==> flow/design.v <==
module ULA_LCD(clk, rst, rs, rw, en, dados, SOMA, SUBT, MULT, IGUAL, A, B, sinalA, sinalB);
	input [7:0] A;
	input [7:0] B;
	input sinalA;
	input sinalB;
	input SOMA;
	input SUBT;
	input MULT;
	input IGUAL;
	output en;
	output rw;
	output rs;
	output [7:0] dados;
	input clk;
	input rst;
	reg rs;
	reg rw;
	reg en;
	reg [7:0] dados;
	reg [21:0] c45;
	reg [21:0] c5;
	reg [21:0] c25;
	integer c1;
	reg flag45;
	reg flag5;
	reg flag2meio;
	reg [9:0] est2;
	reg flagbt1;
	reg flagbt2;
	reg flagbt3;
	reg flagbt4;
	reg flag_rst;
	reg [31:0] estado;
	reg subest;
	reg [5:0] charPos;
	reg [1:0] operacao;
	reg menos;
	reg [7:0] Alinha;
	reg [7:0] Blinha;
	reg menosA;
	reg menosB;
	reg menosR;
	parameter T45 = 2250, T5 = 250, T25 = 125;
	parameter clear = 1, opSOMA=1, opSUBT=2, opMULT=3, opIGUAL=4, skipLn=192, WAIT=10, WRITE=11, DEFAULT=6;
	reg [21:0] n45, n5, n25;
	reg nf45, nf5, nf25;
	always @(posedge clk) begin
		n45 = c45; n5 = c5; n25 = c25;
		nf45 = flag45; nf5 = flag5; nf25 = flag2meio;
    	if(flag_rst) begin
        	n45 = 0;
        	n25 = 0;
        	n5 = 0;
        	nf5 = 0;
        	nf45 = 0;
        	nf25 = 0;
    	end
    	if(n45 == T45) begin
            	n45 = 0;
            	nf45 = 1;
    	end
    	else if (n45 < T45) begin
        	n45 = n45+1;
    	end
    	if(n5 == T5) begin
        	n5 = 0;
        	nf5 = 1;
    	end
    	else if (n5 < T5) begin
        	n5 = n5 + 1;
    	end
    	if(n25 == T25) begin
			n25 = 0;
			nf25 = 1;
		end
		else if(n25 < T25) begin
			n25 = n25 + 1;
		end
		if(rst) begin
			c45 <= 0; c5 <= 0; c25 <= 0;
			flag45 <= 0; flag5 <= 0; flag2meio <= 0;
		end
		else begin
			c45 <= n45; c5 <= n5; c25 <= n25;
			flag45 <= nf45; flag5 <= nf5; flag2meio <= nf25;
		end
	end
	always @(posedge clk) begin
	if(rst) begin
		rs <= 0;
		rw <= 0;
		en <= 0;
		dados <= 0;
		c1 = 0;
		est2 <= 0;
		flagbt1 = 0;
		flagbt2 = 0;
		flagbt3 = 0;
		flagbt4 = 0;
		flag_rst <= 0;
		estado <= 0;
		subest = 0;
		charPos <= 0;
		operacao = 0;
		menos = 0;
		Alinha = 0;
		Blinha = 0;
		menosA <= 0;
		menosB <= 0;
	end
	else begin
    	case(estado)
			0: begin
				if(flag45) begin
					estado <= 1;
					subest <= 0;
				end
				else begin
					rs <= 0;
					rw <= 0;
					en <= 0;
				end
			end
        	1: begin
   			 if(subest == 0) begin
   				 en <= 0;
   				 subest <= 1;
   				 flag_rst <= 1;
   			 end
   			 else if(subest == 1) begin
   				 if(flag5) begin
   					 c1 = c1+1;
   					 rs <= 0;
   					 rw <= 0;
   					 en <= 1;
   					 dados <= 8'b00111000;
   					 flag_rst <= 1;
   					 subest = 0;
   					 estado <= 20;
   					 est2 <= 1;
   				 end
   				 else begin
   					 en <= 0;
   					 flag_rst <= 0;
   				 end
   				 if(c1 == 4) begin
   					 flag_rst <= 1;
   					 estado <= 20;
   					 subest <= 0;
   					 est2 <= 2;
   				 end
   			 end
        	end
        	20: begin
				en <= 1;
				if(subest == 0) begin
					subest <= 1;
					flag_rst <= 1;
				end
				else if(subest == 1) begin
					if(flag2meio) begin
						estado <= est2;
						subest <= 0;
					end
					else begin
						flag_rst <= 0;
					end
				end
			end
        	2: begin
   			 if(subest == 0) begin
   				 en <= 0;
   				 subest <= 1;
   				 flag_rst <= 1;
   			 end
   			 else if(subest == 1) begin  	
				if(flag5) begin
					 rs <= 0;
					 rw <= 0;
					 en <= 1;
					 dados <= 8'b00001100;
					 flag_rst <= 1;
					 subest <= 0;
					 estado <= 20;
					 est2 <= 3;	
				end
				else flag_rst <= 0; 
   			 end
        	end
        	3: begin
   			 if(subest == 0) begin
   				 en <= 0;
   				 subest <= 1;
   				 flag_rst <= 1;
   			 end
   			 if(subest == 1) begin
   				 if(flag5) begin
   					 dados <= 1;
   					 flag_rst <= 1;
   					 subest <= 0;
   					 estado <= 20;
   					 est2 <= 4;
   				 end
   				 else begin
   					 en <= 0;
   					 flag_rst <= 0;
   				 end
   			 end
        	end
        	4: begin
				 if(subest == 0) begin
					 en <= 0;
					 subest <= 1;
					 flag_rst <= 1;
				 end
				 if(subest == 1) begin
					 if(flag5) begin
						 rs <= 1'b0;
						 rw <= 1'b0;
						 en <= 1'b1;
						 dados <= 8'b0000110;
						 flag_rst <= 1;
						 subest <= 0;
						 estado <= 20;
						 est2 <= 5;
					 end
					 else begin
						 en <= 0;
						 flag_rst <= 0;
					 end
				 end
        	end
        	5: begin
				if(subest == 0) begin
					dados <= 0;
					 en <= 0;
					 subest <= 1;
					 flag_rst <= 1;
				 end
				 if(subest == 1) begin
					 if(flag5) begin
						 subest <= 0;
						 estado <= 6; 
					 end
					 else begin
						 en <= 0;
						 flag_rst <= 0;
					 end
				 end
			end
			6: begin
				en <= 0;
				if(!SOMA & !flagbt1) begin
					flagbt1 = 1;
				end
				else if(SOMA & flagbt1) begin
					subest <= 0;
					estado <= 9;
					charPos <= 20;
					flagbt1 <= 0;
					flag_rst <= 1;
					menosA <= 1;
					menosB <= 1;
					operacao = opSOMA;
				end
				if(!SUBT & !flagbt2) begin
					flagbt2 = 1;
				end
				else if(SUBT & flagbt2) begin
					subest <= 0;
					estado <= 17;
					charPos <= 20;
					flag_rst <= 1;
					flagbt2 <= 0;
					menosA <= 1;
					menosB <= 1;
					operacao = opSUBT;
				end
				if(!MULT & !flagbt3) begin
					flagbt3 = 1;
				end
				else if(MULT & flagbt3) begin
					subest <= 0;
					estado <= 25;
					flagbt3 = 0;
					flag_rst <= 1;
					operacao = opMULT;
					menosA <= 1;
					menosB <= 1;
					charPos <= 20;
				end
				if(!IGUAL & !flagbt4) begin
					flagbt4 = 1;
				end
				else if(IGUAL & flagbt4) begin
					charPos <= 0;
					subest <= 0;
					estado <= 15;
					flagbt4 = 0;
				end
			end
			9: begin
				if(subest == 0) begin
					subest <= 1;
					flag_rst <= 1;
				end
				else if(subest == 1) begin
					if(flag5) begin
						rs <= 0;
						rw <= 0;
						en <= 1;
						dados <= 1;
						subest <= 0;
						flag_rst <= 1;
						estado <= 20;
						est2 <= 10;
					end
					else begin
						flag_rst <= 0;
						en <= 0;
					end
				end
			end
        	10: begin
				en <= 0;
				if(subest == 0) begin
					subest <= 1;
					flag_rst <= 1;
				end
				else if(subest == 1) begin
					if(flag5) begin
						subest <= 0;
						flag_rst <= 1;
						estado <= 11;
					end
					else begin
						flag_rst <= 0;
					end
				end
   			end
   			11: begin
				if (charPos == 20) begin
					rs <= 0;
					rw <= 0;
					en <= 1;
					dados <= 1;
					charPos <= 0;
					estado <= 20;
					est2 <= 10;
					subest <= 0;
				end	
				else if(charPos == 0) begin
					if(sinalA & menosA) begin
						rs <= 1;
						rw <= 0;
						en <= 1;
						dados <= 45;
						estado <= 20;
						est2 <= 10;
						subest <= 0;
						menosA <= 0;
					end
					else begin 
						rs <= 1;
						rw <= 0;
						en <= 1;
						dados <= ((A/100) + 48);
						charPos <= 1;
						estado <= 20;
						est2 <= 10;
						subest <= 0;
					end
				end
				else if(charPos == 1) begin
					rs <= 1;
					rw <= 0;
					en <= 1;
					dados <= (((A/10)%10) + 48);
					charPos <= 2;
					estado <= 20;
					est2 <= 10;
					subest <= 0;
				end
				else if(charPos == 2) begin
					rs <= 1;
					rw <= 0;
					en <= 1;
					dados <= ((A%10) + 48);
					charPos <= 3;
					estado <= 20;
					est2 <= 10;
					subest <= 0;
				end
				else if(charPos == 3) begin
					rs <= 1;
					rw <= 0;
					en <= 1;
					dados <= 32;
					charPos <= 4;
					estado <= 20;
					est2 <= 10;
					subest <= 0;
				end
				else if(charPos == 4) begin
					rs <= 1;
					rw <= 0;
					en <= 1;
					dados <= 43;
					charPos <= 5;
					estado <= 20;
					est2 <= 10;
					subest <= 0;
				end
				else if(charPos == 5) begin
					rs <= 1;
					rw <= 0;
					en <= 1;
					dados <= 32;
					charPos <= 6;
					estado <= 20;
					est2 <= 10;
					subest <= 0;
				end
				else if(charPos == 6) begin
					if(sinalB & menosB) begin
						rs <= 1;
						rw <= 0;
						en <= 1;
						dados <= 45;
						estado <= 20;
						est2 <= 10;
						subest <= 0;
						menosB <= 0;
					end
					else begin
						rs <= 1;
						rw <= 0;
						en <= 1;
						dados <= ((B/100) + 48);
						charPos <= 7;
						estado <= 20;
						est2 <= 10;
						subest <= 0;
					end
				end
				else if(charPos == 7) begin
					rs <= 1;
					rw <= 0;
					en <= 1;
					dados <= ((B/10)%10 + 48);
					charPos <= 8;
					estado <= 20;
					est2 <= 10;
					subest <= 0;
				end
				else if(charPos == 8) begin
					rs <= 1;
					rw <= 0;
					en <= 1;
					dados <= ((B%10) + 48);
					charPos <= 9;
					estado <= 20;
					est2 <= 10;
					subest <= 0;
				end
				else if(charPos == 9) begin
					rs <= 1;
					rw <= 0;
					en <= 1;
					dados <= 32;
					charPos <= 10;
					estado <= 20;
					est2 <= 10;
					subest <= 0;
				end
				else if(charPos == 10) begin
					rs <= 1;
					rw <= 0;
					en <= 1;
					dados <= 32;
					charPos <= 11;
					estado <= 20;
					est2 <= 10;
					subest <= 0;
				end
				else if(charPos == 11) begin
					rs <= 1;
					rw <= 0;
					en <= 1;
					dados <= 32;
					charPos <= 12;
					estado <= 20;
					est2 <= 10;
					subest <= 0;
				end
				else if(charPos == 12) begin
					rs <= 1;
					rw <= 0;
					en <= 1;
					dados <= 32;
					charPos <= 13;
					estado <= 20;
					est2 <= 10;
					subest <= 0;
				end
				else if(charPos == 13) begin
					rs <= 1;
					rw <= 0;
					en <= 1;
					dados <= 32;
					charPos <= 14;
					estado <= 20;
					est2 <= 10;
					subest <= 0;
				end
				else if(charPos == 14) begin
					rs <= 1;
					rw <= 0;
					en <= 1;
					dados <= 32;
					charPos <= 15;
					estado <= 20;
					est2 <= 10;
					subest <= 0;
				end
				else if(charPos == 15) begin
					rs <= 1;
					rw <= 0;
					en <= 1;
					dados <= 32;
					charPos <= 17;
					estado <= 20;
					est2 <= 10;
					subest <= 0;
				end
				else if(charPos == 17) begin
					en <= 0;
					estado <= 20;
					est2 <= 10;
					charPos <= 18;
					subest <= 0;
				end
				else if(charPos == 18) begin
					estado <= 6;
					subest <= 0;
				end
			end
   			15: begin
				Alinha = A;
				Blinha = B;
				if(operacao == opSOMA) begin
					if(sinalA & !sinalB) begin
						operacao = opSUBT;
						if(A > B) begin
							menos = 1;
						end
						else begin
							menos = 0;
							Alinha = B;
							Blinha = A;
						end
					end
					else if(!sinalA & sinalB) begin
						operacao = opSUBT;
						if(B > A) begin
							menos = 1;
							Alinha = B;
							Blinha = A;
						end
						else menos = 0;
					end
					else if(sinalA & sinalB) begin
						if(A>0 & B>0) menos = 1;
						else menos = 0;
					end
					else menos = 0;
				end
				else if(operacao == opSUBT) begin
					if(sinalA & !sinalB) begin
						operacao = opSOMA;
						if(A>0 & B>0) menos = 1;
						else menos = 0;
					end
					else if(!sinalA & sinalB) begin
						operacao = opSOMA;
						menos = 0;
					end
					else if(sinalA & sinalB) begin
						if(A > B) begin
							menos = 1;
						end
						else begin
							menos = 0;
							Alinha = B;
							Blinha = A;
						end
					end
					else begin
						if(B > A) begin
							menos = 1;
							Alinha = B;
							Blinha = A;
						end
						else menos = 0;
					end
				end
				case(operacao) 
					opSOMA: begin
						if(subest == 0) begin
							en <= 0;
							subest <= 1;
							flag_rst <= 1;
						end
						else if(subest == 1) begin
							if(flag5) begin
								rs <= 0;
								rw <= 0;
								en <= 1;
								subest <= 0;
								estado <= 20;
								est2 <= 13;
								dados <= 8'b11000000;
							end
							else begin
								flag_rst <= 0;
								en <= 0;
							end
						end
					end
					opSUBT: begin
						if(subest == 0) begin
							en <= 0;
							subest <= 1;
							flag_rst <= 1;
						end
						else if(subest == 1) begin
							if(flag5) begin
								rs <= 0;
								rw <= 0;
								en <= 1;
								subest <= 0;
								estado <= 20;
								est2 <= 18;
								dados <= 8'b11000000;
							end
							else begin
								flag_rst <= 0;
								en <= 0;
							end
						end
					end
					opMULT: begin
						if(subest == 0) begin
							en <= 0;
							subest <= 1;
							flag_rst <= 1;
						end
						else if(subest == 1) begin
							if(flag5) begin
								rs <= 0;
								rw <= 0;
								en <= 1;
								subest <= 0;
								estado <= 20;
								est2 <= 21;
								dados <= 8'b11000000;
								if(sinalA & !sinalB || !sinalA & sinalB) begin
									if(A>0 & B>0) menos = 1;
									else menos = 0;
								end
								else begin
									menos = 0;
								end
							end
							else begin
								flag_rst <= 0;
								en <= 0;
							end
						end
					end
				endcase		
			end
			13: begin
				if(subest == 0) begin
					en <= 0;
					subest <= 1;
					flag_rst <= 1;
				end
				else if(subest == 1) begin
					if(flag5) begin
						subest <= 0;
						estado <= 14;
					end
					else begin
						flag_rst <= 0;
						en <= 0;
					end
				end
			end
			14: begin
				if(subest == 0) begin
					en <= 0;
					subest <= 1;
					flag_rst <= 1;
				end
				else if(subest == 1) begin
					if(flag5) begin
						if(charPos == 0) begin
							subest <= 0;
							estado <= 20;
							est2 <= 13;
							charPos <= 1;
						end
						else if(charPos == 1) begin
							if(menos) begin
								menos = 0;
								rs <= 1;
								rw <= 0;
								en <= 1;
								dados <= 45;
								estado <= 20;
								est2 <= 13;
								subest <= 0;
							end
							else begin
								rs <= 1;
								rw <= 0;
								en <= 1;
								dados <= ((A+B)/100 + 48);
								subest <= 0;
								charPos <= 2;
								estado <= 20;
								est2 <= 13;
							end
						end
						else if(charPos == 2) begin
							rs <= 1;
							rw <= 0;
							en <= 1;
							dados <= ((((A+B)/10)%10) + 48);
							subest <= 0;
							charPos <= 3;
							estado <= 20;
							est2 <= 13;
						end
						else if(charPos == 3) begin
							rs <= 1;
							rw <= 0;
							en <= 1;
							dados <= (((A+B)%10) + 48);
							subest <= 0;
							charPos <= 4;
							estado <= 20;
							est2 <= 13;
						end
						else if(charPos == 4) begin
							rs <= 1;
							rw <= 0;
							en <= 1;
							dados <= 32;
							subest <= 0;
							charPos <= 5;
							estado <= 20;
							est2 <= 13;
						end
						else if(charPos == 5) begin
							subest <= 0;
							estado <= 20;
							est2 <= 6;
						end
					end
					else begin
						flag_rst <= 0;
						en <= 0;
					end
				end
			end
			16: begin
				en <= 0;
				if(subest == 0) begin
					subest <= 1;
					flag_rst <= 1;
				end
				else if(subest == 1) begin
					if(flag5) begin
						subest <= 0;
						flag_rst <= 1;
						estado <= 17;
					end
					else begin
						flag_rst <= 0;
					end
				end
			end
			17: begin
				if (charPos == 20) begin
					rs <= 0;
					rw <= 0;
					en <= 1;
					dados <= 1;
					charPos <= 0;
					estado <= 20;
					est2 <= 16;
					subest <= 0;
				end	
				else if(charPos == 0) begin
					if(sinalA & menosA) begin
						rs <= 1;
						rw <= 0;
						en <= 1;
						dados <= 45;
						estado <= 20;
						est2 <= 16;
						subest <= 0;
						menosA <= 0;
					end
					else begin 
						rs <= 1;
						rw <= 0;
						en <= 1;
						dados <= ((A/100) + 48);
						charPos <= 1;
						estado <= 20;
						est2 <= 16;
						subest <= 0;
					end
				end
				else if(charPos == 1) begin
					rs <= 1;
					rw <= 0;
					en <= 1;
					dados <= (((A/10)%10) + 48);
					charPos <= 2;
					estado <= 20;
					est2 <= 16;
					subest <= 0;
				end
				else if(charPos == 2) begin
					rs <= 1;
					rw <= 0;
					en <= 1;
					dados <= ((A%10) + 48);
					charPos <= 3;
					estado <= 20;
					est2 <= 16;
					subest <= 0;
				end
				else if(charPos == 3) begin
					rs <= 1;
					rw <= 0;
					en <= 1;
					dados <= 32;
					charPos <= 4;
					estado <= 20;
					est2 <= 16;
					subest <= 0;
				end
				else if(charPos == 4) begin
					rs <= 1;
					rw <= 0;
					en <= 1;
					dados <= 45;
					charPos <= 5;
					estado <= 20;
					est2 <= 16;
					subest <= 0;
				end
				else if(charPos == 5) begin
					rs <= 1;
					rw <= 0;
					en <= 1;
					dados <= 32;
					charPos <= 6;
					estado <= 20;
					est2 <= 16;
					subest <= 0;
				end
				else if(charPos == 6) begin
					if(sinalB & menosB) begin
						rs <= 1;
						rw <= 0;
						en <= 1;
						dados <= 45;
						estado <= 20;
						est2 <= 16;
						subest <= 0;
						menosB <= 0;
					end
					else begin 
						rs <= 1;
						rw <= 0;
						en <= 1;
						dados <= ((B/100) + 48);
						charPos <= 7;
						estado <= 20;
						est2 <= 16;
						subest <= 0;
					end
				end
				else if(charPos == 7) begin
					rs <= 1;
					rw <= 0;
					en <= 1;
					dados <= ((B/10)%10 + 48);
					charPos <= 8;
					estado <= 20;
					est2 <= 16;
					subest <= 0;
				end
				else if(charPos == 8) begin
					rs <= 1;
					rw <= 0;
					en <= 1;
					dados <= ((B%10) + 48);
					charPos <= 9;
					estado <= 20;
					est2 <= 16;
					subest <= 0;
				end
				else if(charPos == 9) begin
					rs <= 1;
					rw <= 0;
					en <= 1;
					dados <= 32;
					charPos <= 10;
					estado <= 20;
					est2 <= 16;
					subest <= 0;
				end
				else if(charPos == 10) begin
					rs <= 1;
					rw <= 0;
					en <= 1;
					dados <= 32;
					charPos <= 11;
					estado <= 20;
					est2 <= 16;
					subest <= 0;
				end
				else if(charPos == 11) begin
					rs <= 1;
					rw <= 0;
					en <= 1;
					dados <= 32;
					charPos <= 12;
					estado <= 20;
					est2 <= 16;
					subest <= 0;
				end
				else if(charPos == 12) begin
					rs <= 1;
					rw <= 0;
					en <= 1;
					dados <= 32;
					charPos <= 13;
					estado <= 20;
					est2 <= 16;
					subest <= 0;
				end
				else if(charPos == 13) begin
					rs <= 1;
					rw <= 0;
					en <= 1;
					dados <= 32;
					charPos <= 14;
					estado <= 20;
					est2 <= 16;
					subest <= 0;
				end
				else if(charPos == 14) begin
					rs <= 1;
					rw <= 0;
					en <= 1;
					dados <= 32;
					charPos <= 15;
					estado <= 20;
					est2 <= 16;
					subest <= 0;
				end
				else if(charPos == 15) begin
					rs <= 1;
					rw <= 0;
					en <= 1;
					dados <= 32;
					charPos <= 16;
					estado <= 20;
					est2 <= 16;
					subest <= 0;
				end
				else if(charPos == 16) begin
					en <= 0;
					estado <= 20;
					est2 <= 16;
					charPos <= 17;
					subest <= 0;
				end
				else if(charPos == 17) begin
					estado <= 6;
					subest <= 0;
				end
			end
			18: begin
				if(subest == 0) begin
					en <= 0;
					subest <= 1;
					flag_rst <= 1;
				end
				else if(subest == 1) begin
					if(flag5) begin
						subest <= 0;
						estado <= 19;
					end
					else begin
						flag_rst <= 0;
						en <= 0;
					end
				end
			end
			19: begin
				if(subest == 0) begin
					en <= 0;
					subest <= 1;
					flag_rst <= 1;
				end
				else if(subest == 1) begin
					if(flag5) begin
						if(charPos == 0) begin
							subest <= 0;
							estado <= 20;
							est2 <= 18;
							charPos <= 1;
						end
						else if(charPos == 1) begin
							if(menos) begin
								menos = 0;
								rs <= 1;
								rw <= 0;
								en <= 1;
								dados <= 45;
								estado <= 20;
								est2 <= 18;
								subest <= 0;
							end
							else begin
								rs <= 1;
								rw <= 0;
								en <= 1;
								dados <= ((Alinha-Blinha)/100 + 48);
								subest <= 0;
								charPos <= 2;
								estado <= 20;
								est2 <= 18;
							end
						end
						else if(charPos == 2) begin
							rs <= 1;
							rw <= 0;
							en <= 1;
							dados <= ((((Alinha-Blinha)/10)%10) + 48);
							subest <= 0;
							charPos <= 3;
							estado <= 20;
							est2 <= 18;
						end
						else if(charPos == 3) begin
							rs <= 1;
							rw <= 0;
							en <= 1;
							dados <= (((Alinha-Blinha)%10) + 48);
							subest <= 0;
							charPos <= 4;
							estado <= 20;
							est2 <= 18;
						end
						else if(charPos == 4) begin
							rs <= 1;
							rw <= 0;
							en <= 1;
							dados <= 32;
							subest <= 0;
							charPos <= 5;
							estado <= 20;
							est2 <= 18;
						end
						else if(charPos == 5) begin
							subest <= 0;
							estado <= 20;
							est2 <= 6;
						end
					end
					else begin
						flag_rst <= 0;
						en <= 0;
					end
				end
			end
			21: begin
				if(subest == 0) begin
					en <= 0;
					subest <= 1;
					flag_rst <= 1;
				end
				else if(subest == 1) begin
					if(flag5) begin
						subest <= 0;
						estado <= 22;
					end
					else begin
						flag_rst <= 0;
						en <= 0;
					end
				end
			end
			22: begin
				if(subest == 0) begin
					en <= 0;
					subest <= 1;
					flag_rst <= 1;
				end
				else if(subest == 1) begin
					if(flag5) begin
						if(charPos == 0) begin
							subest <= 0;
							estado <= 20;
							est2 <= 21;
							charPos <= 1;
						end
						else if(charPos == 1) begin
							if(menos) begin
								menos = 0;
								rs <= 1;
								rw <= 0;
								en <= 1;
								dados <= 45;
								estado <= 20;
								est2 <= 21;
								subest <= 0;
							end
							else begin
								rs <= 1;
								rw <= 0;
								en <= 1;
								dados <= ((A*B)/10000 + 48);
								subest <= 0;
								charPos <= 2;
								estado <= 20;
								est2 <= 21;
							end
						end
						else if(charPos == 2) begin
							rs <= 1;
							rw <= 0;
							en <= 1;
							dados <= ((((A*B)/1000)%10) + 48);
							subest <= 0;
							charPos <= 3;
							estado <= 20;
							est2 <= 21;
						end
						else if(charPos == 3) begin
							rs <= 1;
							rw <= 0;
							en <= 1;
							dados <= (((A*B/100)%10) + 48);
							subest <= 0;
							charPos <= 4;
							estado <= 20;
							est2 <= 21;
						end
						else if(charPos == 4) begin
							rs <= 1;
							rw <= 0;
							en <= 1;
							dados <= (((A*B/10)%10) + 48);
							subest <= 0;
							charPos <= 5;
							estado <= 20;
							est2 <= 21;
						end
						else if(charPos == 5) begin
							rs <= 1;
							rw <= 0;
							en <= 1;
							dados <= ((A*B)%10) + 48;
							subest <= 0;
							charPos <= 6;
							estado <= 20;
							est2 <= 21;
						end
						else if(charPos == 6) begin
							rs <= 1;
							rw <= 0;
							en <= 1;
							dados <= 32;
							subest <= 0;
							charPos <= 7;
							estado <= 20;
							est2 <= 21;
						end
						else if(charPos == 7) begin
							subest <= 0;
							estado <= 20;
							est2 <= 6;
						end
					end
					else begin
						flag_rst <= 0;
						en <= 0;
					end
				end
			end
			24: begin
				en <= 0;
				if(subest == 0) begin
					subest <= 1;
					flag_rst <= 1;
				end
				else if(subest == 1) begin
					if(flag5) begin
						subest <= 0;
						flag_rst <= 1;
						estado <= 25;
					end
					else begin
						flag_rst <= 0;
					end
				end
			end
			25: begin
				if (charPos == 20) begin
					rs <= 0;
					rw <= 0;
					en <= 1;
					dados <= 1;
					charPos <= 0;
					estado <= 20;
					est2 <= 24;
					subest <= 0;
				end	
				else if(charPos == 0) begin
					if(sinalA & menosA) begin
						rs <= 1;
						rw <= 0;
						en <= 1;
						dados <= 45;
						estado <= 20;
						est2 <= 24;
						subest <= 0;
						menosA <= 0;
					end
					else begin 
						rs <= 1;
						rw <= 0;
						en <= 1;
						dados <= ((A/100) + 48);
						charPos <= 1;
						estado <= 20;
						est2 <= 24;
						subest <= 0;
					end
				end
				else if(charPos == 1) begin
					rs <= 1;
					rw <= 0;
					en <= 1;
					dados <= (((A/10)%10) + 48);
					charPos <= 2;
					estado <= 20;
					est2 <= 24;
					subest <= 0;
				end
				else if(charPos == 2) begin
					rs <= 1;
					rw <= 0;
					en <= 1;
					dados <= ((A%10) + 48);
					charPos <= 3;
					estado <= 20;
					est2 <=24;
					subest <= 0;
				end
				else if(charPos == 3) begin
					rs <= 1;
					rw <= 0;
					en <= 1;
					dados <= 32;
					charPos <= 4;
					estado <= 20;
					est2 <= 24;
					subest <= 0;
				end
				else if(charPos == 4) begin
					rs <= 1;
					rw <= 0;
					en <= 1;
					dados <= 42;
					charPos <= 5;
					estado <= 20;
					est2 <= 24;
					subest <= 0;
				end
				else if(charPos == 5) begin
					rs <= 1;
					rw <= 0;
					en <= 1;
					dados <= 32;
					charPos <= 6;
					estado <= 20;
					est2 <= 24;
					subest <= 0;
				end
				else if(charPos == 6) begin
					if(sinalB & menosB) begin
						rs <= 1;
						rw <= 0;
						en <= 1;
						dados <= 45;
						estado <= 20;
						est2 <= 24;
						subest <= 0;
						menosB <= 0;
					end
					else begin 
						rs <= 1;
						rw <= 0;
						en <= 1;
						dados <= ((B/100) + 48);
						charPos <= 7;
						estado <= 20;
						est2 <= 24;
						subest <= 0;
					end
				end
				else if(charPos == 7) begin
					rs <= 1;
					rw <= 0;
					en <= 1;
					dados <= ((B/10)%10 + 48);
					charPos <= 8;
					estado <= 20;
					est2 <= 24;
					subest <= 0;
				end
				else if(charPos == 8) begin
					rs <= 1;
					rw <= 0;
					en <= 1;
					dados <= ((B%10) + 48);
					charPos <= 9;
					estado <= 20;
					est2 <= 24;
					subest <= 0;
				end
				else if(charPos == 9) begin
					rs <= 1;
					rw <= 0;
					en <= 1;
					dados <= 32;
					charPos <= 10;
					estado <= 20;
					est2 <= 24;
					subest <= 0;
				end
				else if(charPos == 10) begin
					rs <= 1;
					rw <= 0;
					en <= 1;
					dados <= 32;
					charPos <= 11;
					estado <= 20;
					est2 <= 24;
					subest <= 0;
				end
				else if(charPos == 11) begin
					rs <= 1;
					rw <= 0;
					en <= 1;
					dados <= 32;
					charPos <= 12;
					estado <= 20;
					est2 <= 24;
					subest <= 0;
				end
				else if(charPos == 12) begin
					rs <= 1;
					rw <= 0;
					en <= 1;
					dados <= 32;
					charPos <= 13;
					estado <= 20;
					est2 <= 24;
					subest <= 0;
				end
				else if(charPos == 13) begin
					rs <= 1;
					rw <= 0;
					en <= 1;
					dados <= 32;
					charPos <= 14;
					estado <= 20;
					est2 <= 24;
					subest <= 0;
				end
				else if(charPos == 14) begin
					rs <= 1;
					rw <= 0;
					en <= 1;
					dados <= 32;
					charPos <= 15;
					estado <= 20;
					est2 <= 24;
					subest <= 0;
				end
				else if(charPos == 15) begin
					rs <= 1;
					rw <= 0;
					en <= 1;
					dados <= 32;
					charPos <= 16;
					estado <= 20;
					est2 <= 24;
					subest <= 0;
				end
				else if(charPos == 16) begin
					en <= 0;
					estado <= 20;
					est2 <= 24;
					charPos <= 17;
					subest <= 0;
				end
				else if(charPos == 17) begin
					estado <= 6;
					subest <= 0;
				end
			end
    	endcase
	end
	end
endmodule
Appendix: tool output

==> Reports on ULA_LCD <==
Module ULA_LCD before and after one edit of its RTL, step after step.
"orig" refers to lines of the RTL above, "edited" to lines of the edited file.
"diff" is "edited" less "orig", of the values as shown.
{ "design": {"design": "ULA_LCD", "clock_port": "clk", "lib": "sky130hd", "lib_corner": "tt_025C_1v80"} }

==> Diff <==
Unified diff, file above to edited file.
The edited RTL no longer does the same as the RTL above: the edit was made by script, with no optimisation intended.
begin of diff
@@ -1264,5 +1264,5 @@
 					rw <= 0;
 					en <= 1;
-					dados <= (((A/10)%10) + 48);
+					dados <= (((A/10)&10) + 48);
 					charPos <= 2;
 					estado <= 20;
end of diff

==> Elaborated design <==
Source: Yosys, flattened and elaborated, memories not mapped. Widths are those after wreduce. Registers that Yosys merges into a memory's read port (data or address) are not register bits. Print and check cells do not count.
{ "bits": {"columns": ["item", "orig", "edited", "diff"], "rows": [
  ["regBits", 187, 187, 0],
  ["inputBits", 24, 24, 0],
  ["elab_cells", 935, 936, 1]
]} }
{ "op_classes": {"columns": ["item", "orig", "edited", "diff"], "rows": [
  ["add_sub_neg", 23, 24, 1],
  ["multipliers", 1, 1, 0],
  ["div", 24, 24, 0],
  ["cmp", 7, 7, 0],
  ["eq_ne", 139, 139, 0],
  ["muxes", 636, 636, 0],
  ["n_logic", 14, 14, 0],
  ["reduce_logical", 65, 65, 0]
]} }
{ "op_table": {"columns": ["op", "orig", "edited", "diff"], "rows": [
  ["adder 4 x 6 -> 7 bit with constant B", 0, 1, 1],
  ["two-way mux 1 bit", 267, 267, 0],
  ["two-way mux 10 bit", 96, 96, 0],
  ["two-way mux 32 bit", 90, 90, 0],
  ["two-way mux 8 bit", 86, 86, 0],
  ["two-way mux 6 bit", 63, 63, 0],
  ["!= test 2 bit with constant B", 48, 48, 0],
  ["adder 8 x 6 -> 8 bit with constant B", 17, 17, 0],
  ["bitwise AND 1 bit", 14, 14, 0],
  ["two-way mux 2 bit", 14, 14, 0],
  ["!= test 3 bit with constant B", 12, 12, 0],
  ["!= test 2 x 1 -> 1 bit with constant B", 11, 11, 0],
  ["logical NOT 1 bit", 10, 10, 0],
  ["remainder unit 32 x 4 -> 32 bit with constant B", 10, 10, 0],
  ["== test 32 x 5 -> 1 bit with constant B", 9, 9, 0],
  ["nonzero test 2 bit", 9, 9, 0],
  ["== test 6 x 4 -> 1 bit with constant B", 8, 8, 0],
  ["OR reduction 2 bit", 8, 8, 0],
  ["== test 32 x 4 -> 1 bit with constant B", 7, 7, 0],
  ["two-way mux 22 bit", 6, 6, 0],
  ["AND reduction 2 bit", 5, 5, 0],
  ["== test 6 x 3 -> 1 bit with constant B", 4, 4, 0],
  ["== test 6 x 5 -> 1 bit with constant B", 4, 4, 0],
  ["OR reduction 3 bit", 4, 4, 0],
  ["adder 22 x 1 -> 22 bit with constant B", 3, 3, 0],
  ["divider 32 x 4 -> 32 bit with constant B", 3, 3, 0],
  ["divider 32 x 7 -> 32 bit with constant B", 3, 3, 0],
  ["== test 2 bit with constant B", 3, 3, 0]
]} }
The list need not be complete.

==> Logic depth <==
Yosys ltp: most cells in a row. Word level: on the elaborated netlist, between registers, memories and ports. Mapped: between sequential cells and ports; inverters and the memories' decode and read muxes count.
{ "depth": {"columns": ["item", "orig", "edited", "diff"], "rows": [
  ["depth_word", 21, 21, 0],
  ["ABC_AREA", "0", "0", null],
  ["ltp_mapped", 497, 540, 43],
  ["ltp_nobuf", 458, 493, 35]
]} }

==> Mapped cells and area <==
Yosys stat after the flow's synthesis: flattened, memories mapped to cells. It holds for the ABC_AREA given above (unset counts as 0); a run with the other value may have another netlist.
{ "synth_totals": {"columns": ["item", "orig", "edited", "diff"], "rows": [
  ["cells", 8662, 8739, 77],
  ["area_mm2", 0.060209, 0.0617305, 0.0015215],
  ["seqArea_mm2", 0.0040639, 0.0040639, 0.0000000],
  ["flip_flops", 203, 203, 0]
]} }
{ "by_type": {"columns": ["cell", "orig", "edited", "diff"], "rows": [
  ["sky130_fd_sc_hd__nor2_1", 876, 931, 55],
  ["sky130_fd_sc_hd__a21oi_1", 557, 505, -52],
  ["sky130_fd_sc_hd__o31ai_1", 215, 169, -46],
  ["sky130_fd_sc_hd__nor3_1", 443, 484, 41],
  ["sky130_fd_sc_hd__nand3_1", 242, 282, 40],
  ["sky130_fd_sc_hd__or3_1", 126, 87, -39],
  ["sky130_fd_sc_hd__a21o_1", 120, 83, -37],
  ["sky130_fd_sc_hd__clkbuf_8", 0, 35, 35],
  ["sky130_fd_sc_hd__and2_1", 174, 144, -30],
  ["sky130_fd_sc_hd__nor4_1", 115, 85, -30],
  ["sky130_fd_sc_hd__buf_6", 18, 47, 29],
  ["sky130_fd_sc_hd__o21ai_0", 476, 449, -27],
  ["sky130_fd_sc_hd__a31oi_1", 102, 127, 25],
  ["sky130_fd_sc_hd__or2_2", 71, 94, 23],
  ["sky130_fd_sc_hd__buf_4", 38, 17, -21],
  ["sky130_fd_sc_hd__nor2b_1", 110, 90, -20],
  ["sky130_fd_sc_hd__or3_2", 1, 20, 19],
  ["sky130_fd_sc_hd__and2_2", 5, 23, 18]
]} }
The list need not be complete.

==> Timing after synthesis <==
Path of least setup slack by OpenSTA after synthesis, without wires, with an ideal clock, recovery checks aside; 20% of the period is set as input and as output delay. Where synthesis merged equal registers, the netlist keeps one of their names.
{ "synth_path": {"columns": ["item", "orig", "edited", "diff"], "rows": [
  ["kind", "input to register", "input to register", null],
  ["from", "input port B[6]", "input port B[7]", null],
  ["to", "register dados[6]", "register dados[5]", null],
  ["clock_period_ns", 120.0, 120.0, 0.0],
  ["input_delay_ns", 24.000, 24.000, 0.000],
  ["setup_time_ns", 0.065, 0.150, 0.085],
  ["arrival_time_ns", 108.901, 115.010, 6.109],
  ["path_slack_ns", 11.034, 4.840, -6.194],
  ["path_delay_ns", 84.966, 91.160, 6.194],
  ["path_stages", 440, 484, 44],
  ["period_less_setup_slack_ns", 108.966, 115.16, 6.194]
]} }
"path_delay_ns" is the arrival time less input delay plus setup time.
"path_stages": output pins that drive a net of the path, with the launching flip-flop's if there is one; two outputs of one cell count as two.
"period_less_setup_slack_ns" is the clock period less the worst setup slack; recovery checks do not enter. This is arithmetic on one report: input and output delays are still those of the set period (20% each).
The rows between start and end are the longest chain of elaborated cells between them; the timing report does not say that the signal goes this way. Where chains are equally long, one stands for them.
Each line given opens the expression or statement behind the cell; cells for indexed reads and writes are added by Yosys, which also makes memories of some case tables.
At most two assigning lines are given for a register; there are more.
{ "synth_between_orig": {"cell_sequence": "sky130_fd_sc_hd__clkbuf_1 sky130_fd_sc_hd__clkbuf_1 sky130_fd_sc_hd__and2_1 sky130_fd_sc_hd__fa_1 sky130_fd_sc_hd__fa_1 sky130_fd_sc_hd__fa_1 sky130_fd_sc_hd__inv_1 sky130_fd_sc_hd__fa_1 sky130_fd_sc_hd__inv_1 sky130_fd_sc_hd__ha_1 sky130_fd_sc_hd__inv_1 sky130_fd_sc_hd__o21ai_0 sky130_fd_sc_hd__a21oi_1 sky130_fd_sc_hd__o21bai_1 sky130_fd_sc_hd__a21oi_1 sky130_fd_sc_hd__o21bai_1 sky130_fd_sc_hd__a21oi_1 sky130_fd_sc_hd__xnor2_1 [... 404 more ...] sky130_fd_sc_hd__buf_6 sky130_fd_sc_hd__a2111o_1 sky130_fd_sc_hd__a311oi_4 sky130_fd_sc_hd__o211ai_1 sky130_fd_sc_hd__a21oi_1 sky130_fd_sc_hd__nand2_1 sky130_fd_sc_hd__o21ai_1 sky130_fd_sc_hd__inv_1 sky130_fd_sc_hd__ha_1 sky130_fd_sc_hd__o21ai_0 sky130_fd_sc_hd__nand2_1 sky130_fd_sc_hd__ha_1 sky130_fd_sc_hd__a311o_1 sky130_fd_sc_hd__a221oi_1 sky130_fd_sc_hd__o21ai_0 sky130_fd_sc_hd__a21oi_1 sky130_fd_sc_hd__a21oi_1 sky130_fd_sc_hd__nor2_1", "elab_chain_len": 13, "cone_cells": 69} }
{ "synth_lines_orig": {"columns": ["item", "line", "text"], "rows": [
  ["start: declaration", 3, "input [7:0] B;"],
  ["divider 8 x 4 -> 32 bit", 1338, "dados <= ((B/10)%10 + 48);"],
  ["remainder unit 32 x 4 -> 32 bit", 1338, null],
  ["adder 8 x 6 -> 8 bit", 1338, null],
  ["two-way mux 8 bit", 1334, "else if(charPos == 7) begin"],
  ["two-way mux 8 bit", 1312, "else if(charPos == 6) begin"],
  ["two-way mux 8 bit", 1302, "else if(charPos == 5) begin"],
  ["two-way mux 8 bit", 1292, "else if(charPos == 4) begin"],
  ["two-way mux 8 bit", 1282, "else if(charPos == 3) begin"],
  ["two-way mux 8 bit", 1272, "else if(charPos == 2) begin"],
  ["two-way mux 8 bit", 1262, "else if(charPos == 1) begin"],
  ["two-way mux 8 bit", 1240, "else if(charPos == 0) begin"],
  ["two-way mux 8 bit", 1230, "if (charPos == 20) begin"],
  ["parallel mux 8 bit (select 12 bit)", 112, "case(estado)"],
  ["end: assignment", 367, "dados <= ((A/100) + 48);"],
  ["end: assignment", 378, "dados <= (((A/10)%10) + 48);"],
  ["end: declaration", 13, "output [7:0] dados;"]
]} }
{ "synth_between_edited": {"cell_sequence": "sky130_fd_sc_hd__clkbuf_2 sky130_fd_sc_hd__clkbuf_1 sky130_fd_sc_hd__and2_1 sky130_fd_sc_hd__fa_1 sky130_fd_sc_hd__fa_1 sky130_fd_sc_hd__fa_1 sky130_fd_sc_hd__fa_1 sky130_fd_sc_hd__ha_1 sky130_fd_sc_hd__a21boi_0 sky130_fd_sc_hd__o21ai_0 sky130_fd_sc_hd__a21boi_0 sky130_fd_sc_hd__o21ai_0 sky130_fd_sc_hd__a21boi_0 sky130_fd_sc_hd__o21a_1 sky130_fd_sc_hd__o21a_1 sky130_fd_sc_hd__o21ai_0 sky130_fd_sc_hd__a211o_1 sky130_fd_sc_hd__a311o_1 [... 448 more ...] sky130_fd_sc_hd__mux2_4 sky130_fd_sc_hd__buf_8 sky130_fd_sc_hd__xnor2_1 sky130_fd_sc_hd__o211ai_1 sky130_fd_sc_hd__o211ai_2 sky130_fd_sc_hd__a21oi_2 sky130_fd_sc_hd__mux2i_1 sky130_fd_sc_hd__o22ai_1 sky130_fd_sc_hd__a221oi_4 sky130_fd_sc_hd__xnor2_1 sky130_fd_sc_hd__ha_1 sky130_fd_sc_hd__nand4bb_1 sky130_fd_sc_hd__ha_1 sky130_fd_sc_hd__a32oi_1 sky130_fd_sc_hd__a21oi_1 sky130_fd_sc_hd__a31oi_1 sky130_fd_sc_hd__a211oi_1 sky130_fd_sc_hd__a211oi_1", "elab_chain_len": 13, "cone_cells": 69} }
{ "synth_lines_edited": {"columns": ["item", "line", "text"], "rows": [
  ["start: declaration", 3, "input [7:0] B;"],
  ["divider 8 x 4 -> 32 bit", 1338, "dados <= ((B/10)%10 + 48);"],
  ["remainder unit 32 x 4 -> 32 bit", 1338, null],
  ["adder 8 x 6 -> 8 bit", 1338, null],
  ["two-way mux 8 bit", 1334, "else if(charPos == 7) begin"],
  ["two-way mux 8 bit", 1312, "else if(charPos == 6) begin"],
  ["two-way mux 8 bit", 1302, "else if(charPos == 5) begin"],
  ["two-way mux 8 bit", 1292, "else if(charPos == 4) begin"],
  ["two-way mux 8 bit", 1282, "else if(charPos == 3) begin"],
  ["two-way mux 8 bit", 1272, "else if(charPos == 2) begin"],
  ["two-way mux 8 bit", 1262, "else if(charPos == 1) begin"],
  ["two-way mux 8 bit", 1240, "else if(charPos == 0) begin"],
  ["two-way mux 8 bit", 1230, "if (charPos == 20) begin"],
  ["parallel mux 8 bit (select 12 bit)", 112, "case(estado)"],
  ["end: assignment", 367, "dados <= ((A/100) + 48);"],
  ["end: assignment", 378, "dados <= (((A/10)%10) + 48);"],
  ["end: declaration", 13, "output [7:0] dados;"]
]} }

==> Path in the finished layout <==
From the final timing report of the runs of pair A: the path of least setup slack in the routed layout; clock arrival at registers is part of the times.
{ "layout_path": {"columns": ["item", "orig", "edited", "diff"], "rows": [
  ["kind", "input to register", "input to register", null],
  ["from", "input port A[0]", "input port A[4]", null],
  ["to", "register dados[5]", "register dados[5]", null],
  ["clock_period_ns", 114.0, 114.0, 0.0],
  ["input_delay_ns", 22.80, 22.80, 0.00],
  ["setup_time_ns", 0.14, 0.18, 0.04],
  ["arrival_time_ns", 107.47, 108.63, 1.16],
  ["path_slack_ns", 6.93, 5.75, -1.18],
  ["path_stages", 426, 458, 32]
]} }
The rows between start and end are the longest chain of elaborated cells between them; the timing report does not say that the signal goes this way. Where chains are equally long, one stands for them.
At most two assigning lines are given for a register; there are more.
{ "layout_between_orig": {"cell_sequence": "sky130_fd_sc_hd__clkdlybuf4s50_1 sky130_fd_sc_hd__buf_4 sky130_fd_sc_hd__nand2_1 sky130_fd_sc_hd__fa_1 sky130_fd_sc_hd__inv_1 sky130_fd_sc_hd__fa_1 sky130_fd_sc_hd__ha_1 sky130_fd_sc_hd__inv_1 sky130_fd_sc_hd__fa_1 sky130_fd_sc_hd__inv_1 sky130_fd_sc_hd__ha_1 sky130_fd_sc_hd__nor2b_1 sky130_fd_sc_hd__o21ai_0 sky130_fd_sc_hd__a21boi_0 sky130_fd_sc_hd__o21ai_0 sky130_fd_sc_hd__a21boi_0 sky130_fd_sc_hd__o21ai_0 sky130_fd_sc_hd__nand2b_1 [... 390 more ...] sky130_fd_sc_hd__nand3_1 sky130_fd_sc_hd__o21a_1 sky130_fd_sc_hd__a2111o_1 sky130_fd_sc_hd__a311oi_4 sky130_fd_sc_hd__o211ai_1 sky130_fd_sc_hd__a21oi_1 sky130_fd_sc_hd__nand2_1 sky130_fd_sc_hd__o21ai_1 sky130_fd_sc_hd__inv_1 sky130_fd_sc_hd__ha_1 sky130_fd_sc_hd__o21ai_0 sky130_fd_sc_hd__nand2_1 sky130_fd_sc_hd__ha_1 sky130_fd_sc_hd__o22ai_1 sky130_fd_sc_hd__nor4_1 sky130_fd_sc_hd__a311oi_1 sky130_fd_sc_hd__a211oi_1 sky130_fd_sc_hd__a211oi_1", "elab_chain_len": 12, "cone_cells": 59} }
{ "layout_lines_orig": {"columns": ["item", "line", "text"], "rows": [
  ["start: declaration", 2, "input [7:0] A;"],
  ["multiplier 8 x 8 -> 16 bit", 1174, "dados <= (((A*B/10)%10) + 48);"],
  ["divider 32 x 4 -> 32 bit", 1174, null],
  ["remainder unit 32 x 4 -> 32 bit", 1174, null],
  ["adder 8 x 6 -> 8 bit", 1174, null],
  ["two-way mux 8 bit", 1170, "else if(charPos == 4) begin"],
  ["two-way mux 8 bit", 1160, "else if(charPos == 3) begin"],
  ["two-way mux 8 bit", 1150, "else if(charPos == 2) begin"],
  ["two-way mux 8 bit", 1128, "else if(charPos == 1) begin"],
  ["two-way mux 8 bit", 1122, "if(charPos == 0) begin"],
  ["two-way mux 8 bit", 1121, "if(flag5) begin"],
  ["two-way mux 8 bit", 1115, null],
  ["parallel mux 8 bit (select 12 bit)", 112, "case(estado)"],
  ["end: assignment", 367, "dados <= ((A/100) + 48);"],
  ["end: assignment", 378, "dados <= (((A/10)%10) + 48);"],
  ["end: declaration", 13, "output [7:0] dados;"]
]} }
{ "layout_between_edited": {"cell_sequence": "sky130_fd_sc_hd__clkbuf_2 sky130_fd_sc_hd__ha_1 sky130_fd_sc_hd__fa_1 sky130_fd_sc_hd__fa_1 sky130_fd_sc_hd__fa_1 sky130_fd_sc_hd__inv_1 sky130_fd_sc_hd__fa_1 sky130_fd_sc_hd__inv_1 sky130_fd_sc_hd__ha_1 sky130_fd_sc_hd__inv_1 sky130_fd_sc_hd__o21ai_1 sky130_fd_sc_hd__a21oi_2 sky130_fd_sc_hd__buf_4 sky130_fd_sc_hd__xnor2_2 sky130_fd_sc_hd__o21ai_2 sky130_fd_sc_hd__o21ai_0 sky130_fd_sc_hd__nand2_1 sky130_fd_sc_hd__a211o_1 [... 422 more ...] sky130_fd_sc_hd__buf_4 sky130_fd_sc_hd__o21ai_0 sky130_fd_sc_hd__o21ai_0 sky130_fd_sc_hd__a32o_1 sky130_fd_sc_hd__a21oi_4 sky130_fd_sc_hd__nor2_1 sky130_fd_sc_hd__o21ba_1 sky130_fd_sc_hd__o22ai_1 sky130_fd_sc_hd__a221oi_4 sky130_fd_sc_hd__xnor2_2 sky130_fd_sc_hd__ha_1 sky130_fd_sc_hd__nand4bb_1 sky130_fd_sc_hd__ha_1 sky130_fd_sc_hd__a32oi_1 sky130_fd_sc_hd__a21oi_1 sky130_fd_sc_hd__a31oi_1 sky130_fd_sc_hd__a211oi_1 sky130_fd_sc_hd__a211oi_1", "elab_chain_len": 12, "cone_cells": 60} }
{ "layout_lines_edited": {"columns": ["item", "line", "text"], "rows": [
  ["start: declaration", 2, "input [7:0] A;"],
  ["multiplier 8 x 8 -> 16 bit", 1174, "dados <= (((A*B/10)%10) + 48);"],
  ["divider 32 x 4 -> 32 bit", 1174, null],
  ["remainder unit 32 x 4 -> 32 bit", 1174, null],
  ["adder 8 x 6 -> 8 bit", 1174, null],
  ["two-way mux 8 bit", 1170, "else if(charPos == 4) begin"],
  ["two-way mux 8 bit", 1160, "else if(charPos == 3) begin"],
  ["two-way mux 8 bit", 1150, "else if(charPos == 2) begin"],
  ["two-way mux 8 bit", 1128, "else if(charPos == 1) begin"],
  ["two-way mux 8 bit", 1122, "if(charPos == 0) begin"],
  ["two-way mux 8 bit", 1121, "if(flag5) begin"],
  ["two-way mux 8 bit", 1115, null],
  ["parallel mux 8 bit (select 12 bit)", 112, "case(estado)"],
  ["end: assignment", 367, "dados <= ((A/100) + 48);"],
  ["end: assignment", 378, "dados <= (((A/10)%10) + 48);"],
  ["end: declaration", 13, "output [7:0] dados;"]
]} }

==> Measured runs <==
Runs of the flow (Yosys, OpenROAD) on both versions; the two runs of a pair have the same settings. The constraints put input and output delay at 20% of the set period each and load the outputs with 0.01 pF.
{ "settings_pair_A": {"CORE_UTILIZATION": 40, "period_ns": 114.0, "CAP_MARGIN": 20, "CORE_MARGIN": 2, "SLEW_MARGIN": 20} }
{ "measured_pair_A": {"columns": ["item", "orig", "edited", "diff"], "rows": [
  ["synth_chip_area_mm2", 0.060209, 0.0617305, 0.0015215],
  ["design_die_area_mm2", 0.15364, 0.157486, 0.003846],
  ["finalCellArea_mm2", 0.0640101, 0.0659733, 0.0019632],
  ["finalUtil_pct", 42.8, 42.9, 0.1],
  ["setup_ws_ns", 6.934, 5.751, -1.183],
  ["timing.setup.tns_ns", 0.000, 0.000, 0.000],
  ["timing.hold.ws_ns", 0.456, 0.461, 0.005],
  ["timing.achieved_period_ns", 107.066, 108.249, 1.183]
]} }
{ "settings_pair_B": {"CELL_PAD_IN_SITES_DETAIL_PLACEMENT": 1, "CELL_PAD_IN_SITES_GLOBAL_PLACEMENT": 1, "CORE_ASPECT_RATIO": 0.9, "CORE_UTILIZATION": 52, "GPL_ROUTABILITY_DRIVEN": 0, "SETUP_SLACK_MARGIN": 5.0, "SLEW_MARGIN": 25, "TNS_END_PERCENT": 65, "period_ns": 173.0, "CAP_MARGIN": 20, "CORE_MARGIN": 2} }
{ "measured_pair_B": {"columns": ["item", "orig", "edited", "diff"], "rows": [
  ["synth_chip_area_mm2", 0.060209, 0.0617305, 0.0015215],
  ["design_die_area_mm2", 0.118527, 0.121489, 0.002962],
  ["finalCellArea_mm2", 0.0624399, 0.0639188, 0.0014789],
  ["finalUtil_pct", 54.3, 54.5, 0.2],
  ["setup_ws_ns", 42.200, 35.916, -6.284],
  ["timing.setup.tns_ns", 0.000, 0.000, 0.000],
  ["timing.hold.ws_ns", 0.462, 0.461, -0.001],
  ["timing.achieved_period_ns", 130.799, 137.084, 6.285]
]} }
"timing.achieved_period_ns" is the run's clock period less its worst setup slack. It is reckoned from that one timing run; input and output delays stay at 20% of the period that was set.
